==> flow/design.v <==
module randomiser #(
	parameter WIDTH = 32
)(
	input clk,
	input reset,
	input enable,
	input  [31:0] i_initial,
	output [31:0] o
);
	reg [31:0] r;
	always @(posedge clk) begin
		if (reset)
			r <= i_initial;
		else if (enable) begin
				r[31] <= r[0];
				r[29] <= r[30] ^ r[0];
				r[25] <= r[26] ^ r[0];
				r[24] <= r[25] ^ r[0];
				r[   30] <= r[   31];
				r[28:26] <= r[29:27];
				r[23: 0] <= r[24: 1];
			end
	end
	assign o = r;
endmodule
module driver #(
	parameter WIDTH = 32
)(
	input reset,
	input clk_dut,
	input  [WIDTH-1:0] i_rand_a,
	input  [WIDTH-1:0] i_rand_b,
	input  [WIDTH-1:0] i_dut_out,
	output      [31:0] o_dut_delay,
	input              i_fselect,
	input  [WIDTH-1:0] i_fmanual_a,
	input  [WIDTH-1:0] i_fmanual_b,
	input  [WIDTH-1:0] i_fbitset_a,
	input  [WIDTH-1:0] i_fbitset_b,
	input  [WIDTH-1:0] i_fbitclr_a,
	input  [WIDTH-1:0] i_fbitclr_b,
	output [WIDTH-1:0] o_drive_dut_a,
	output [WIDTH-1:0] o_drive_dut_b,
	output [WIDTH-1:0] o_drive_mon_a,
	output [WIDTH-1:0] o_drive_mon_b
);
	localparam K = 4;
	reg [K-1:0] delay_count;
	reg [K-1:0] out_count;
	reg [  3:0] test_state;
	localparam STATE_IDLE  = 4'b0001;
	localparam STATE_READY = 4'b0010;
	localparam STATE_COUNT = 4'b0100;
	localparam STATE_DONE  = 4'b1000;
	always @(posedge clk_dut)
		if (reset)
			test_state <= STATE_IDLE;
		else case (test_state)
			STATE_IDLE : if (~|i_dut_out) test_state <= STATE_READY;
			STATE_READY: if ( &out_count) test_state <= STATE_COUNT;
			STATE_COUNT: if (~|i_dut_out) test_state <= STATE_DONE;
			STATE_DONE :                  test_state <= STATE_DONE;
			default    :                  test_state <= STATE_IDLE;
		endcase
	always @(posedge clk_dut)
		if (reset)
			delay_count <= {K{1'b1}};
		else if(test_state == STATE_COUNT)
			delay_count <= delay_count + 1'b1;
	always @(posedge clk_dut)
		if (reset)
			out_count <= {K{1'b0}};
		else if (test_state == STATE_DONE || i_fselect == 1'b1)
			out_count <= {K{1'b0}};
		else
			out_count <= out_count + 1'b1;
	reg [WIDTH-1:0] a_0;
	reg [WIDTH-1:0] b_0;
	always @(posedge clk_dut)
		if (reset) begin
			a_0 <= {WIDTH{1'b0}};
			b_0 <= {WIDTH{1'b0}};
		end
		else if (&out_count) begin
			a_0 <= {WIDTH{1'b0}};
			b_0 <= {WIDTH{1'b0}};
		end
		else begin
			a_0 <= i_rand_a;
			b_0 <= i_rand_b;
		end
	assign o_dut_delay = (test_state == STATE_DONE) ? delay_count : {32{1'b1}};
	reg [WIDTH-1:0] sa_0;
	reg [WIDTH-1:0] sb_0;
	reg [WIDTH-1:0] fa_0;
	reg [WIDTH-1:0] fb_0;
	always @(posedge clk_dut)
		if (i_fselect == 1'b0) begin
			sa_0 <= a_0 | i_fbitset_a;
			sb_0 <= b_0 | i_fbitset_b;
			fa_0 <= sa_0 & (~i_fbitclr_a);
			fb_0 <= sb_0 & (~i_fbitclr_b);
		end
		else begin
			sa_0 <= i_fmanual_a;
			sb_0 <= i_fmanual_b;
			fa_0 <= sa_0;
			fb_0 <= sb_0;
		end
	reg [WIDTH-1:0] fa_1;
	reg [WIDTH-1:0] fa_2;
	reg [WIDTH-1:0] fb_1;
	reg [WIDTH-1:0] fb_2;
	always @(posedge clk_dut) begin
		fa_1 <= fa_0;
		fa_2 <= fa_1;
		fb_1 <= fb_0;
		fb_2 <= fb_1;
	end
	assign o_drive_dut_a = fa_0;
	assign o_drive_dut_b = fb_0;
	assign o_drive_mon_a = fa_2;
	assign o_drive_mon_b = fb_2;
endmodule
module sub_mon #(
	parameter WIDTH = 32
)(
	input clk,
	input en,
	input reset,
	input      [WIDTH-1:0] i_a,
	input      [WIDTH-1:0] i_b,
	input      [WIDTH-1:0] i_dut_o,
	output reg [WIDTH-1:0] o_mon_o,
	output reg [WIDTH-1:0] o_dtm_o
);
	always @(posedge clk)
		if (!en)
			o_mon_o <= o_mon_o;
		else if (i_a[0] && i_b[0])
			o_mon_o <= i_b;
		else
			o_mon_o <= i_a + i_b;
	always @(posedge clk)
		if (en)
			o_dtm_o <= i_dut_o;
endmodule
module monitor #(
	parameter WIDTH       = 32,
	parameter NUM_SUB_MON = 2
)(
	input clk,
	input reset,
	input  [WIDTH-1:0] i_dut_ia,
	input  [WIDTH-1:0] i_dut_ib,
	input  [WIDTH-1:0] i_dut_os,
	output             o_mon_ready,
	output [WIDTH-1:0] o_diff
);
	reg [NUM_SUB_MON-1:0] dist_ctr;
	reg [NUM_SUB_MON-1:0] dist_ctr_delayed;
	always @(posedge clk) begin
		if (reset) begin
			dist_ctr        [NUM_SUB_MON-1]   <= 1'b1;
			dist_ctr        [NUM_SUB_MON-2:0] <= {(NUM_SUB_MON-1){1'b0}};
			dist_ctr_delayed[NUM_SUB_MON-1:0] <= {NUM_SUB_MON{1'b0}};
		end
		else begin
			dist_ctr              [0] <= dist_ctr[NUM_SUB_MON-1];
			dist_ctr[NUM_SUB_MON-1:1] <= dist_ctr[NUM_SUB_MON-2:0];
			dist_ctr_delayed          <= dist_ctr;
		end
	end
	reg        [WIDTH-1:0] a       [NUM_SUB_MON-1:0];
	reg        [WIDTH-1:0] b       [NUM_SUB_MON-1:0];
	reg        [WIDTH-1:0] o_dut   [NUM_SUB_MON-1:0];
	wire       [WIDTH-1:0] o_mon   [NUM_SUB_MON-1:0];
	wire       [WIDTH-1:0] o_dtm   [NUM_SUB_MON-1:0];
	reg        [WIDTH-1:0] sub_diff[NUM_SUB_MON-1:0];
	reg        [WIDTH-1:0] diff;
	wire [NUM_SUB_MON-1:0] en_sub;
	wire [NUM_SUB_MON-1:0] mat_diff[WIDTH-1:0];
	reg [1:0] ready_ctr;
	always @(posedge clk) begin
		if (reset)
			ready_ctr <= 2'b00;
		else if (dist_ctr[0])
			case (ready_ctr)
				2'b00:   ready_ctr <= 2'b01;
				2'b01:   ready_ctr <= 2'b10;
				2'b10:   ready_ctr <= 2'b11;
				2'b11:	ready_ctr <= 2'b11;
				default: ready_ctr <= 2'b00;
			endcase
	end
	assign o_mon_ready = &ready_ctr;
	assign o_diff = (&ready_ctr) ? diff : {WIDTH{1'b0}};
	genvar gi, gj;
	generate
	for (gi=0; gi<NUM_SUB_MON; gi=gi+1) begin: gen_sub_mon
		always @(posedge clk)
			if (reset) begin
				a    [gi] <= {WIDTH{1'b0}};
				b    [gi] <= {WIDTH{1'b0}};
				o_dut[gi] <= {WIDTH{1'b0}};
			end
			else if (dist_ctr[gi]) begin
				a    [gi] <= i_dut_ia;
				b    [gi] <= i_dut_ib;
				o_dut[gi] <= i_dut_os;
			end
		always @(posedge clk)
			if (reset)
				sub_diff [gi] <= {WIDTH{1'b0}};
			else if (dist_ctr[gi])
				sub_diff [gi] <= o_dtm[gi] ^ o_mon[gi];
			else
				sub_diff [gi] <= {WIDTH{1'b0}};
		assign en_sub[gi] = dist_ctr_delayed[gi];
		sub_mon #(
			.WIDTH     ( WIDTH )
		) u_sub_mon (
			.clk       ( clk         ),
			.en        ( en_sub[gi]  ),
			.reset     ( reset    ),
			.i_a       ( a    [gi] ),
			.i_b       ( b    [gi] ),
			.i_dut_o   ( o_dut[gi] ),
			.o_mon_o   ( o_mon[gi] ),
			.o_dtm_o   ( o_dtm[gi] )
		);
	end
	for (gj=0; gj<WIDTH; gj=gj+1) begin: gen_mat_outer
		for (gi=0; gi<NUM_SUB_MON; gi=gi+1) begin: gen_mat_inner
			assign mat_diff[gj][gi] = sub_diff [gi][gj];
		end
	end
	for (gj=0; gj<WIDTH; gj=gj+1) begin: gen_diff
		always @(posedge clk)
			diff[gj] <= |mat_diff[gj];
	end
	endgenerate
endmodule
module scoreboard #(
	parameter WIDTH = 32
)(
	input clk,
	input reset,
	input  i_freeze,
	input  i_mon_ready,
	input  [WIDTH-1:0] i_diff,
	output [31:0] o_data_ctr,
	output [31:0] o_error_ctr,
	output [31:0] o_maxacc,
	output [31:0] o_minacc
);
	wire enable;
	assign enable = !i_freeze && i_mon_ready;
	reg [31:0] data_ctr;
	reg [31:0] error_ctr;
	always @(posedge clk)
		if (reset) begin
			error_ctr <= {32{1'b0}};
			data_ctr  <= {32{1'b0}};
		end
		else if (enable) begin
			data_ctr <= data_ctr + 1'b1;
			if (|i_diff)
				error_ctr <= error_ctr + 1'b1;
		end
	assign o_data_ctr = data_ctr;
	assign o_error_ctr = error_ctr;
	reg [5:0] acc;
	wire [31:0] padded_diff;
	assign padded_diff = {i_diff, {32-WIDTH{1'b0}}};
	always @(posedge clk)
		casex(padded_diff)
			32'b1xxxxxxxxxxxxxxxxxxxxxxxxxxxxxxx: acc <= 6'h00;
			32'b01xxxxxxxxxxxxxxxxxxxxxxxxxxxxxx: acc <= 6'h01;
			32'b001xxxxxxxxxxxxxxxxxxxxxxxxxxxxx: acc <= 6'h02;
			32'b0001xxxxxxxxxxxxxxxxxxxxxxxxxxxx: acc <= 6'h03;
			32'b00001xxxxxxxxxxxxxxxxxxxxxxxxxxx: acc <= 6'h04;
			32'b000001xxxxxxxxxxxxxxxxxxxxxxxxxx: acc <= 6'h05;
			32'b0000001xxxxxxxxxxxxxxxxxxxxxxxxx: acc <= 6'h06;
			32'b00000001xxxxxxxxxxxxxxxxxxxxxxxx: acc <= 6'h07;
			32'b000000001xxxxxxxxxxxxxxxxxxxxxxx: acc <= 6'h08;
			32'b0000000001xxxxxxxxxxxxxxxxxxxxxx: acc <= 6'h09;
			32'b00000000001xxxxxxxxxxxxxxxxxxxxx: acc <= 6'h0a;
			32'b000000000001xxxxxxxxxxxxxxxxxxxx: acc <= 6'h0b;
			32'b0000000000001xxxxxxxxxxxxxxxxxxx: acc <= 6'h0c;
			32'b00000000000001xxxxxxxxxxxxxxxxxx: acc <= 6'h0d;
			32'b000000000000001xxxxxxxxxxxxxxxxx: acc <= 6'h0e;
			32'b0000000000000001xxxxxxxxxxxxxxxx: acc <= 6'h0f;
			32'b00000000000000001xxxxxxxxxxxxxxx: acc <= 6'h10;
			32'b000000000000000001xxxxxxxxxxxxxx: acc <= 6'h11;
			32'b0000000000000000001xxxxxxxxxxxxx: acc <= 6'h12;
			32'b00000000000000000001xxxxxxxxxxxx: acc <= 6'h13;
			32'b000000000000000000001xxxxxxxxxxx: acc <= 6'h14;
			32'b0000000000000000000001xxxxxxxxxx: acc <= 6'h15;
			32'b00000000000000000000001xxxxxxxxx: acc <= 6'h16;
			32'b000000000000000000000001xxxxxxxx: acc <= 6'h17;
			32'b0000000000000000000000001xxxxxxx: acc <= 6'h18;
			32'b00000000000000000000000001xxxxxx: acc <= 6'h19;
			32'b000000000000000000000000001xxxxx: acc <= 6'h1a;
			32'b0000000000000000000000000001xxxx: acc <= 6'h1b;
			32'b00000000000000000000000000001xxx: acc <= 6'h1c;
			32'b000000000000000000000000000001xx: acc <= 6'h1d;
			32'b0000000000000000000000000000001x: acc <= 6'h1e;
			32'b00000000000000000000000000000001: acc <= 6'h1f;
			32'b00000000000000000000000000000000: acc <= 6'h20;
			default:                              acc <= 6'h00;
		endcase
	reg [5:0] maxacc;
	reg [5:0] minacc;
	always @(posedge clk)
		if (reset) begin
			maxacc <= 6'h00;
			minacc <= 6'h20;
		end
		else if (enable) begin
			if (acc > maxacc)
				maxacc <= acc;
			if (acc < minacc)
				minacc <= acc;
		end
	assign o_maxacc = {{32-WIDTH{1'b0}}, maxacc};
	assign o_minacc = {{32-WIDTH{1'b0}}, minacc};
endmodule
module testbench #(
	parameter WIDTH = 16,
	parameter NUM_SUB_MON = 3
)(
	input clk_dut,
	input reset,
	input enable,
	input freeze,
	output [31:0] o_data_ctr,
	output [31:0] o_error_ctr,
	output [31:0] o_dut_delay,
	input              i_fselect,
	input  [WIDTH-1:0] i_fmanual_a,
	input  [WIDTH-1:0] i_fmanual_b,
	input  [WIDTH-1:0] i_fbitset_a,
	input  [WIDTH-1:0] i_fbitset_b,
	input  [WIDTH-1:0] i_fbitclr_a,
	input  [WIDTH-1:0] i_fbitclr_b,
	output [31:0] o_maxacc,
	output [31:0] o_minacc,
	output [WIDTH-1:0] o_dut_a,
	output [WIDTH-1:0] o_dut_b,
	input  [WIDTH-1:0] i_dut_out
);
	wire      [31:0] rand_a;
	wire      [31:0] rand_b;
	wire [WIDTH-1:0] drive_mon_a;
	wire [WIDTH-1:0] drive_mon_b;
	wire [WIDTH-1:0] mnt_diff;
	wire             mon_ready;
	randomiser #(
		.WIDTH      ( WIDTH      )
	) u_randomiser_a (
	  .clk         ( clk_dut    ),
	  .reset       ( reset      ),
	  .enable      ( enable     ),
	  .i_initial   (32'hCAFEF00D),
	  .o           ( rand_a     )
	);
	randomiser #(
		.WIDTH      ( WIDTH      )
	) u_randomiser_b (
	  .clk         ( clk_dut    ),
	  .reset       ( reset      ),
	  .enable      ( enable     ),
	  .i_initial   (32'hFEEDC0DE),
	  .o           ( rand_b     )
	);
	driver #(
		.WIDTH      ( WIDTH      )
	) u_driver (
		.reset      ( reset      ),
		.clk_dut    ( clk_dut    ),
		.i_rand_a   ( rand_a[WIDTH-1:0]),
		.i_rand_b   ( rand_b[WIDTH-1:0]),
		.i_dut_out  ( i_dut_out  ),
		.i_fselect    ( i_fselect  ),
		.i_fmanual_a  ( i_fmanual_a  ),
		.i_fmanual_b  ( i_fmanual_b  ),
		.i_fbitset_a  ( i_fbitset_a  ),
		.i_fbitset_b  ( i_fbitset_b  ),
		.i_fbitclr_a  ( i_fbitclr_a  ),
		.i_fbitclr_b  ( i_fbitclr_b  ),
		.o_dut_delay   ( o_dut_delay ),
		.o_drive_dut_a ( o_dut_a     ),
		.o_drive_dut_b ( o_dut_b     ),
		.o_drive_mon_a ( drive_mon_a ),
		.o_drive_mon_b ( drive_mon_b )
	);
	monitor #(
		.WIDTH      ( WIDTH      ),
		.NUM_SUB_MON( NUM_SUB_MON)
	) u_monitor (
		.clk        ( clk_dut    ),
		.reset      ( reset      ),
		.i_dut_ia   ( drive_mon_a),
		.i_dut_ib   ( drive_mon_b),
		.i_dut_os   ( i_dut_out  ),
		.o_mon_ready( mon_ready  ),
		.o_diff     ( mnt_diff   )
	);
	scoreboard #(
		.WIDTH      ( WIDTH      )
	) u_scoreboard (
		.clk        ( clk_dut    ),
		.reset      ( reset      ),
		.i_freeze   ( freeze     ),
		.i_mon_ready( mon_ready  ),
		.i_diff     ( mnt_diff   ),
		.o_error_ctr( o_error_ctr),
		.o_data_ctr ( o_data_ctr ),
		.o_maxacc   ( o_maxacc   ),
		.o_minacc   ( o_minacc   )
	);
endmodule
module test_wrapper #(
	parameter SYS_VERSION = 41,
	parameter WIDTH = 16,
	parameter NUM_SUB_MON = 3
)(
	input clk,
	input reset,
	input       [5:0] slave_address,
	input             slave_read,
	input             slave_write,
	input      [31:0] slave_writedata,
	output reg [31:0] slave_readdata,
	output [WIDTH-1:0] dut_a,
	output [WIDTH-1:0] dut_b,
	input  [WIDTH-1:0] dut_out
);
	reg  [31:0] d_hpc_ctrl;
	wire [31:0] o_hpc_datctr;
	wire [31:0] o_hpc_errctr;
	wire [31:0] o_hpc_sysver;
	wire [31:0] o_hpc_dutdelay;
	reg  [31:0] i_hpc_fselect;
	reg  [31:0] i_hpc_fmanual_a;
	reg  [31:0] i_hpc_fmanual_b;
	reg  [31:0] i_hpc_fbitset_a;
	reg  [31:0] i_hpc_fbitset_b;
	reg  [31:0] i_hpc_fbitclr_a;
	reg  [31:0] i_hpc_fbitclr_b;
	reg  [31:0] o_hpc_maxacc;
	reg  [31:0] o_hpc_minacc;
	localparam D_CTRL_ADDR     = 6'h00;
	localparam O_SYSVER_ADDR   = 6'h04;
	localparam I_FSELECT_ADDR    = 6'h10;
	localparam I_FMANUAL_A_ADDR  = 6'h14;
	localparam I_FMANUAL_B_ADDR  = 6'h18;
	localparam I_FBITSET_A_ADDR  = 6'h1C;
	localparam I_FBITSET_B_ADDR  = 6'h20;
	localparam I_FBITCLR_A_ADDR  = 6'h24;
	localparam I_FBITCLR_B_ADDR  = 6'h28;
	localparam O_DUTDELAY_ADDR   = 6'h2C;
	localparam O_DATCTR_ADDR   = 6'h30;
	localparam O_ERRCTR_ADDR   = 6'h34;
	localparam O_MAXACC_ADDR   = 6'h38;
	localparam O_MINACC_ADDR   = 6'h3C;
	wire writing = ~slave_read && slave_write;
	wire reading = slave_read && ~slave_write;
	always @(posedge clk) begin
		case (slave_address)
			D_CTRL_ADDR:
				if (writing)
					d_hpc_ctrl <= slave_writedata;
				else if (reading)
					slave_readdata <= d_hpc_ctrl;
			O_DATCTR_ADDR:
				if (reading)
					slave_readdata <= o_hpc_datctr;
			O_ERRCTR_ADDR:
				if (reading)
					slave_readdata <= o_hpc_errctr;
			O_SYSVER_ADDR:
				if (reading)
					slave_readdata <= o_hpc_sysver;
			O_DUTDELAY_ADDR:
				if (reading)
					slave_readdata <= o_hpc_dutdelay;
			O_MAXACC_ADDR:
				if (reading)
					slave_readdata <= o_hpc_maxacc;
			O_MINACC_ADDR:
				if (reading)
					slave_readdata <= o_hpc_minacc;
			I_FSELECT_ADDR:
				if (writing)
					i_hpc_fselect <= slave_writedata;
			I_FMANUAL_A_ADDR:
				if (writing)
					i_hpc_fmanual_a <= slave_writedata;
			I_FMANUAL_B_ADDR:
				if (writing)
					i_hpc_fmanual_b <= slave_writedata;
			I_FBITSET_A_ADDR:
				if (writing)
					i_hpc_fbitset_a <= slave_writedata;
			I_FBITSET_B_ADDR:
				if (writing)
					i_hpc_fbitset_b <= slave_writedata;
			I_FBITCLR_A_ADDR:
				if (writing)
					i_hpc_fbitclr_a <= slave_writedata;
			I_FBITCLR_B_ADDR:
				if (writing)
					i_hpc_fbitclr_b <= slave_writedata;
		endcase
	end
	assign o_hpc_sysver = SYS_VERSION;
	testbench #(
		.WIDTH      ( WIDTH      ),
		.NUM_SUB_MON( NUM_SUB_MON)
	) u_testbench (
		.clk_dut    ( clk        ),
		.reset      ( d_hpc_ctrl[0] ),
		.enable     ( d_hpc_ctrl[1] ),
		.freeze     ( d_hpc_ctrl[2] ),
		.o_data_ctr ( o_hpc_datctr  ),
		.o_error_ctr( o_hpc_errctr  ),
		.o_dut_delay( o_hpc_dutdelay),
		.i_fselect    ( i_hpc_fselect[0] ),
		.i_fmanual_a  ( i_hpc_fmanual_a[WIDTH-1:0] ),
		.i_fmanual_b  ( i_hpc_fmanual_b[WIDTH-1:0] ),
		.i_fbitset_a  ( i_hpc_fbitset_a[WIDTH-1:0] ),
		.i_fbitset_b  ( i_hpc_fbitset_b[WIDTH-1:0] ),
		.i_fbitclr_a  ( i_hpc_fbitclr_a[WIDTH-1:0] ),
		.i_fbitclr_b  ( i_hpc_fbitclr_b[WIDTH-1:0] ),
		.o_maxacc   ( o_hpc_maxacc  ),
		.o_minacc   ( o_hpc_minacc  ),
		.o_dut_a    ( dut_a      ),
		.o_dut_b    ( dut_b      ),
		.i_dut_out  ( dut_out    )
	);
endmodule
Step by step through the tools: test_wrapper
Tool output for the design above, in the order of the flow.
Lines are those of the file above, counted from 1.
Cell names lack the library's common part.
{"block": "setup", "top_module": "test_wrapper", "clk_port": "clk", "cell_library": "sky130hd", "pvt_corner": "tt_025C_1v80"}

Elaborated design
Source: Yosys, flattened and elaborated. Widths are those after wreduce. Registers that Yosys merges into a memory's read port (data or address) are not register bits. Print and check cells do not count. Equal cells are merged and count once.
{"block": "op_classes", "equal": 46, "n_addsub": 7, "mux": 24, "n_logic": 20, "cmp": 2, "n_reduce_logical": 51}
{"block": "op_table", "op": "32-bit two-way mux", "count": 9}
{"block": "op_table", "op": "32-bit case mux with 7-bit select", "count": 1}
{"block": "op_table", "op": "16-bit two-way mux", "count": 8}
{"block": "op_table", "op": "6-bit case mux with 17-bit select", "count": 1}
{"block": "op_table", "op": "32-bit by 1-bit adder with 32-bit output with constant B", "count": 2}
{"block": "op_table", "op": "16-bit adder", "count": 3}
{"block": "op_table", "op": "16-bit bitwise XOR", "count": 3}
{"block": "op_table", "op": "3-bit OR reduction", "count": 16}
{"block": "op_table", "op": "6-bit equality test with constant B", "count": 8}
{"block": "op_table", "op": "16-bit AND", "count": 2}
{"block": "op_table", "op": "16-bit OR", "count": 2}
{"block": "op_table", "op": "16-bit inverter", "count": 2}
{"block": "op_table", "op": "16-bit OR reduction", "count": 2}
{"block": "op_table", "op": "32-bit zero test", "count": 1}
{"block": "op_table", "op": "2-bit AND reduction", "count": 12}
{"block": "op_table", "op": "6-bit by 5-bit equality test with 1-bit output with constant B", "count": 4}
{"block": "op_table", "op": "2-bit != test with constant B", "count": 11}
{"block": "op_table", "op": "16-bit by 1-bit equality test with 1-bit output with constant B", "count": 1}
{"block": "op_table", "op": "4-bit case mux with 4-bit select", "count": 1}
{"block": "op_table", "op": "15-bit by 1-bit equality test with 1-bit output with constant B", "count": 1}
{"block": "op_table", "op": "14-bit by 1-bit equality test with 1-bit output with constant B", "count": 1}
{"block": "op_table", "op": "13-bit by 1-bit equality test with 1-bit output with constant B", "count": 1}
{"block": "op_table", "op": "12-bit by 1-bit equality test with 1-bit output with constant B", "count": 1}
{"block": "op_table", "op": "2-bit OR reduction", "count": 6}
{"block": "op_table", "op": "4-bit two-way mux", "count": 3}
{"block": "op_table", "op": "11-bit by 1-bit equality test with 1-bit output with constant B", "count": 1}
{"block": "op_table", "op": "10-bit by 1-bit equality test with 1-bit output with constant B", "count": 1}
{"block": "op_table", "op": "9-bit by 1-bit equality test with 1-bit output with constant B", "count": 1}
Not listed: further kinds 27, cells in them 45.
{"block": "bits", "input_bits": 58, "output_inout_bits": 64, "word_cells": 230, "ff_bits": 791}

Depth
Depth = most cells in a row (Yosys ltp): at word level without a register or memory, in the mapped netlist without a sequential cell, where the memories' decode and read muxes count.
{"block": "logic_depth", "ltp_word": 5, "ABC_AREA": 0, "depth_mapped": 9, "depth_no_buf": 9}

Synthesis result
Yosys stat after the flow's synthesis: flattened, memories mapped to cells. It holds for the ABC_AREA given above (unset counts as 0); a run with the other value may have another netlist.
Totals and module areas in this step are rounded.
{"block": "types", "type": "dfxtp_1", "count": 529, "area_total_um2": 1.06E+04}
{"block": "types", "type": "edfxtp_1", "count": 257, "area_total_um2": 7.72E+03}
{"block": "types", "type": "mux2i_1", "count": 174, "area_total_um2": 1741.67}
{"block": "types", "type": "nor2_1", "count": 381, "area_total_um2": 1.43E+03}
{"block": "types", "type": "xnor2_1", "count": 93, "area_total_um2": 814.531}
{"block": "types", "type": "ha_1", "count": 55, "area_total_um2": 688.16}
{"block": "types", "type": "nand2_1", "count": 154, "area_total_um2": 578.054}
{"block": "types", "type": "xor2_1", "count": 49, "area_total_um2": 429.162}
{"block": "types", "type": "o21ai_0", "count": 73, "area_total_um2": 365.35}
{"block": "types", "type": "clkbuf_1", "count": 95, "area_total_um2": 356.592}
{"block": "types", "type": "a211o_1", "count": 40, "area_total_um2": 350.336}
{"block": "types", "type": "nand3_1", "count": 70, "area_total_um2": 350.336}
{"block": "types", "type": "a21oi_1", "count": 68, "area_total_um2": 340.326}
{"block": "types", "type": "a21boi_0", "count": 36, "area_total_um2": 270.259}
{"block": "types", "type": "nor2b_1", "count": 42, "area_total_um2": 262.752}
{"block": "types", "type": "and2_1", "count": 40, "area_total_um2": 250.24}
{"block": "types", "type": "or3_1", "count": 36, "area_total_um2": 225.216}
{"block": "types", "type": "a22oi_1", "count": 29, "area_total_um2": 217.709}
Not listed: further types 49, cells in them 245.
{"block": "synth_totals", "cell_count": 2466, "buf_cells": 111, "ffs": 786, "seqArea_um2": 18310, "synth_area_um2": 28660}
The figures by module come from a second, unflattened synthesis with its own total; it is not the netlist above.
{"block": "hier_totals", "hier_cells": 2655, "area_unflattened_um2": 31780}
Rows give one instance, submodules left out.
{"block": "modules", "module": "monitor", "n_cells": 686, "instances": 1, "area_um2": 7460, "seq_area_um2": 4284}
{"block": "modules", "module": "test_wrapper", "n_cells": 343, "instances": 1, "area_um2": 6306, "seq_area_um2": 4835}
{"block": "modules", "module": "sub_mon #(WIDTH=16)", "n_cells": 188, "instances": 3, "area_um2": 1988, "seq_area_um2": 960.9}
{"block": "modules", "module": "driver #(WIDTH=16)", "n_cells": 416, "instances": 1, "area_um2": 4893, "seq_area_um2": 3443}
{"block": "modules", "module": "(no name shown) #(WIDTH=16)", "n_cells": 494, "instances": 1, "area_um2": 4156, "seq_area_um2": 1582}
{"block": "modules", "module": "randomiser #(WIDTH=16)", "n_cells": 75, "instances": 2, "area_um2": 1495, "seq_area_um2": 960.9}
{"block": "modules", "module": "testbench", "n_cells": 2, "instances": 1, "area_um2": 7.5, "seq_area_um2": 0.0}

Timing after synthesis
Path of least setup slack by OpenSTA after synthesis, without wires, with an ideal clock, recovery checks aside; 20% of the period is set as input and as output delay. Where synthesis merged equal registers, the netlist keeps one of their names.
{"block": "synth_timing", "path_type": "input-to-reg", "from": "input slave_address[1]", "to": "register d_hpc_ctrl[0]", "t_first_pin_ns": 0.600, "delay_ns": 3.542, "driving_pins": 4, "required_time_ns": 2.532, "path_slack_ns": -1.141, "tclk_ns": 3.0, "setup_time_ns": 0.468, "input_delay_ns": 0.600, "path_buffers": 0, "arrival_ns": 3.674, "synth_period_reached_ns": 4.141}
"delay_ns" is the arrival time less input delay plus setup time.
"driving_pins": output pins that drive a net of the path, with the launching flip-flop's if there is one; two outputs of one cell count as two.
"synth_period_reached_ns" = period - worst setup slack (recovery checks aside). The figure is calculated, with input and output delays left at 20% of the set period.
The rows between start and end are the longest chain of elaborated cells between them; the timing report does not say that the signal goes this way. Where chains are equally long, one stands for them.
A line is the first line of the expression or statement that the cell stems from. Yosys adds cells for indexed reads and writes and turns some case tables into memories.
{"block": "synth_between", "cell_sequence": "nor2_1 nand2_1 or3_1 nor3b_1", "elab_chain_cells": 2, "cells_between": 2, "cone_lines": 1, "classes_between": "2 x reduce/logical"}
{"block": "synth_rtl", "item": "start, declared", "line": 431, "source": "input [5:0] slave_address,"}
{"block": "synth_rtl", "item": "6-bit zero test", "line": 471, "source": "case (slave_address)"}
{"block": "synth_rtl", "item": "2-bit AND reduction"}
{"block": "synth_rtl", "item": "end, assigned", "line": 474, "source": "d_hpc_ctrl <= slave_writedata;"}
{"block": "synth_rtl", "item": "end, declared", "line": 440, "source": "reg [31:0] d_hpc_ctrl;"}

Worst path after layout
Path of least setup slack in the final report of run A (OpenROAD, finished layout, wires in). Where an end is a register, its clock arrival counts in the times.
{"block": "layout_timing", "path_type": "reg-to-reg", "from": "register u_testbench.u_monitor.b[1][2]", "to": "register u_testbench.u_monitor.gen_sub_mon[1].u_sub_mon.o_mon_o[15]", "path_slack_ns": -0.42, "driving_pins": 10, "t_first_pin_ns": 0.62, "required_time_ns": 2.16, "tclk_ns": 1.79, "path_buffers": 1, "arrival_ns": 2.57, "setup_time_ns": 0.25}
The rows between start and end are the longest chain of elaborated cells between them; the timing report does not say that the signal goes this way. Where chains are equally long, one stands for them.
A register here has more assigning lines than the two given.
{"block": "layout_between", "cell_sequence": "dfxtp_2 ha_4 nand4_1 a21oi_4 o31ai_4 buf_6 a21oi_4 nor3_2 or3_1 xnor2_1", "elab_chain_cells": 2, "cells_between": 2, "cone_lines": 2, "classes_between": "1 x add/sub; 1 x mux"}
{"block": "layout_rtl", "item": "start, declared", "line": 175, "source": "reg [WIDTH-1:0] b [NUM_SUB_MON-1:0];"}
{"block": "layout_rtl", "item": "start, assigned", "line": 204, "source": "b [gi] <= {WIDTH{1'b0}};"}
{"block": "layout_rtl", "item": "start, assigned", "line": 209, "source": "b [gi] <= i_dut_ib;"}
{"block": "layout_rtl", "item": "16-bit adder", "line": 143, "source": "o_mon_o <= i_a + i_b;"}
{"block": "layout_rtl", "item": "16-bit two-way mux", "line": 140, "source": "else if (i_a[0] && i_b[0])"}
{"block": "layout_rtl", "item": "end, assigned", "line": 139, "source": "o_mon_o <= o_mon_o;"}
{"block": "layout_rtl", "item": "end, assigned", "line": 141, "source": "o_mon_o <= i_b;"}
{"block": "layout_rtl", "item": "end, declared", "line": 134, "source": "output reg [WIDTH-1:0] o_mon_o,"}

Below are 3 stored runs of the flow (Yosys, OpenROAD; platform sky130hd) on test_wrapper, each with its settings and what was measured, unordered. Constraints: input delay and output delay 20% of the set period each, output load 0.01 pF.
"achieved_clock_period_ns" is the run's clock period less its worst setup slack. It is reckoned from that one timing run; input and output delays stay at 20% of the period that was set.
The measured numbers are rounded.

{"run": "run A", "settings": { "CORE_UTILIZATION": 40, "period_ns": 1.79, "CAP_MARGIN": 20, "CORE_MARGIN": 2, "SLEW_MARGIN": 20 }, "results": { "finalCellArea_um2": 37970, "post_route_util_frac": 0.533, "achieved_clock_period_ns": 2.206, "fin_hold_ws_ns": 0.288, "die_area_um2": 73810, "setup_tns_ns": -15.34, "setup_worst_slack_ns": -0.416, "synth_area_um2": 28660 }}
{"run": "run B", "settings": { "ABC_AREA": 1, "CAP_MARGIN": 10, "CELL_PAD_IN_SITES_DETAIL_PLACEMENT": 1, "CELL_PAD_IN_SITES_GLOBAL_PLACEMENT": 2, "CORE_ASPECT_RATIO": 1.83, "CORE_UTILIZATION": 69, "CTS_CLUSTER_SIZE": 20, "HOLD_SLACK_MARGIN": -0.03, "MAX_ROUTING_LAYER": "met5", "MIN_ROUTING_LAYER": "met2", "PLACE_DENSITY_LB_ADDON": 0.23, "period_ns": 2.34, "CORE_MARGIN": 2, "SLEW_MARGIN": 20 }, "outcome": "did not finish, placement stopped with FLW-0024"}
{"run": "run C", "settings": { "ABC_AREA": 1, "CAP_MARGIN": 20, "CELL_PAD_IN_SITES_DETAIL_PLACEMENT": 1, "CELL_PAD_IN_SITES_GLOBAL_PLACEMENT": 2, "CORE_ASPECT_RATIO": 1.83, "CORE_MARGIN": 3, "CORE_UTILIZATION": 69, "CTS_CLUSTER_SIZE": 78, "HOLD_SLACK_MARGIN": 0.2, "MAX_ROUTING_LAYER": "met5", "MIN_ROUTING_LAYER": "met2", "PLACE_DENSITY_LB_ADDON": 0.23, "period_ns": 2.34, "SLEW_MARGIN": 20 }, "outcome": "did not finish, placement stopped with FLW-0024"}
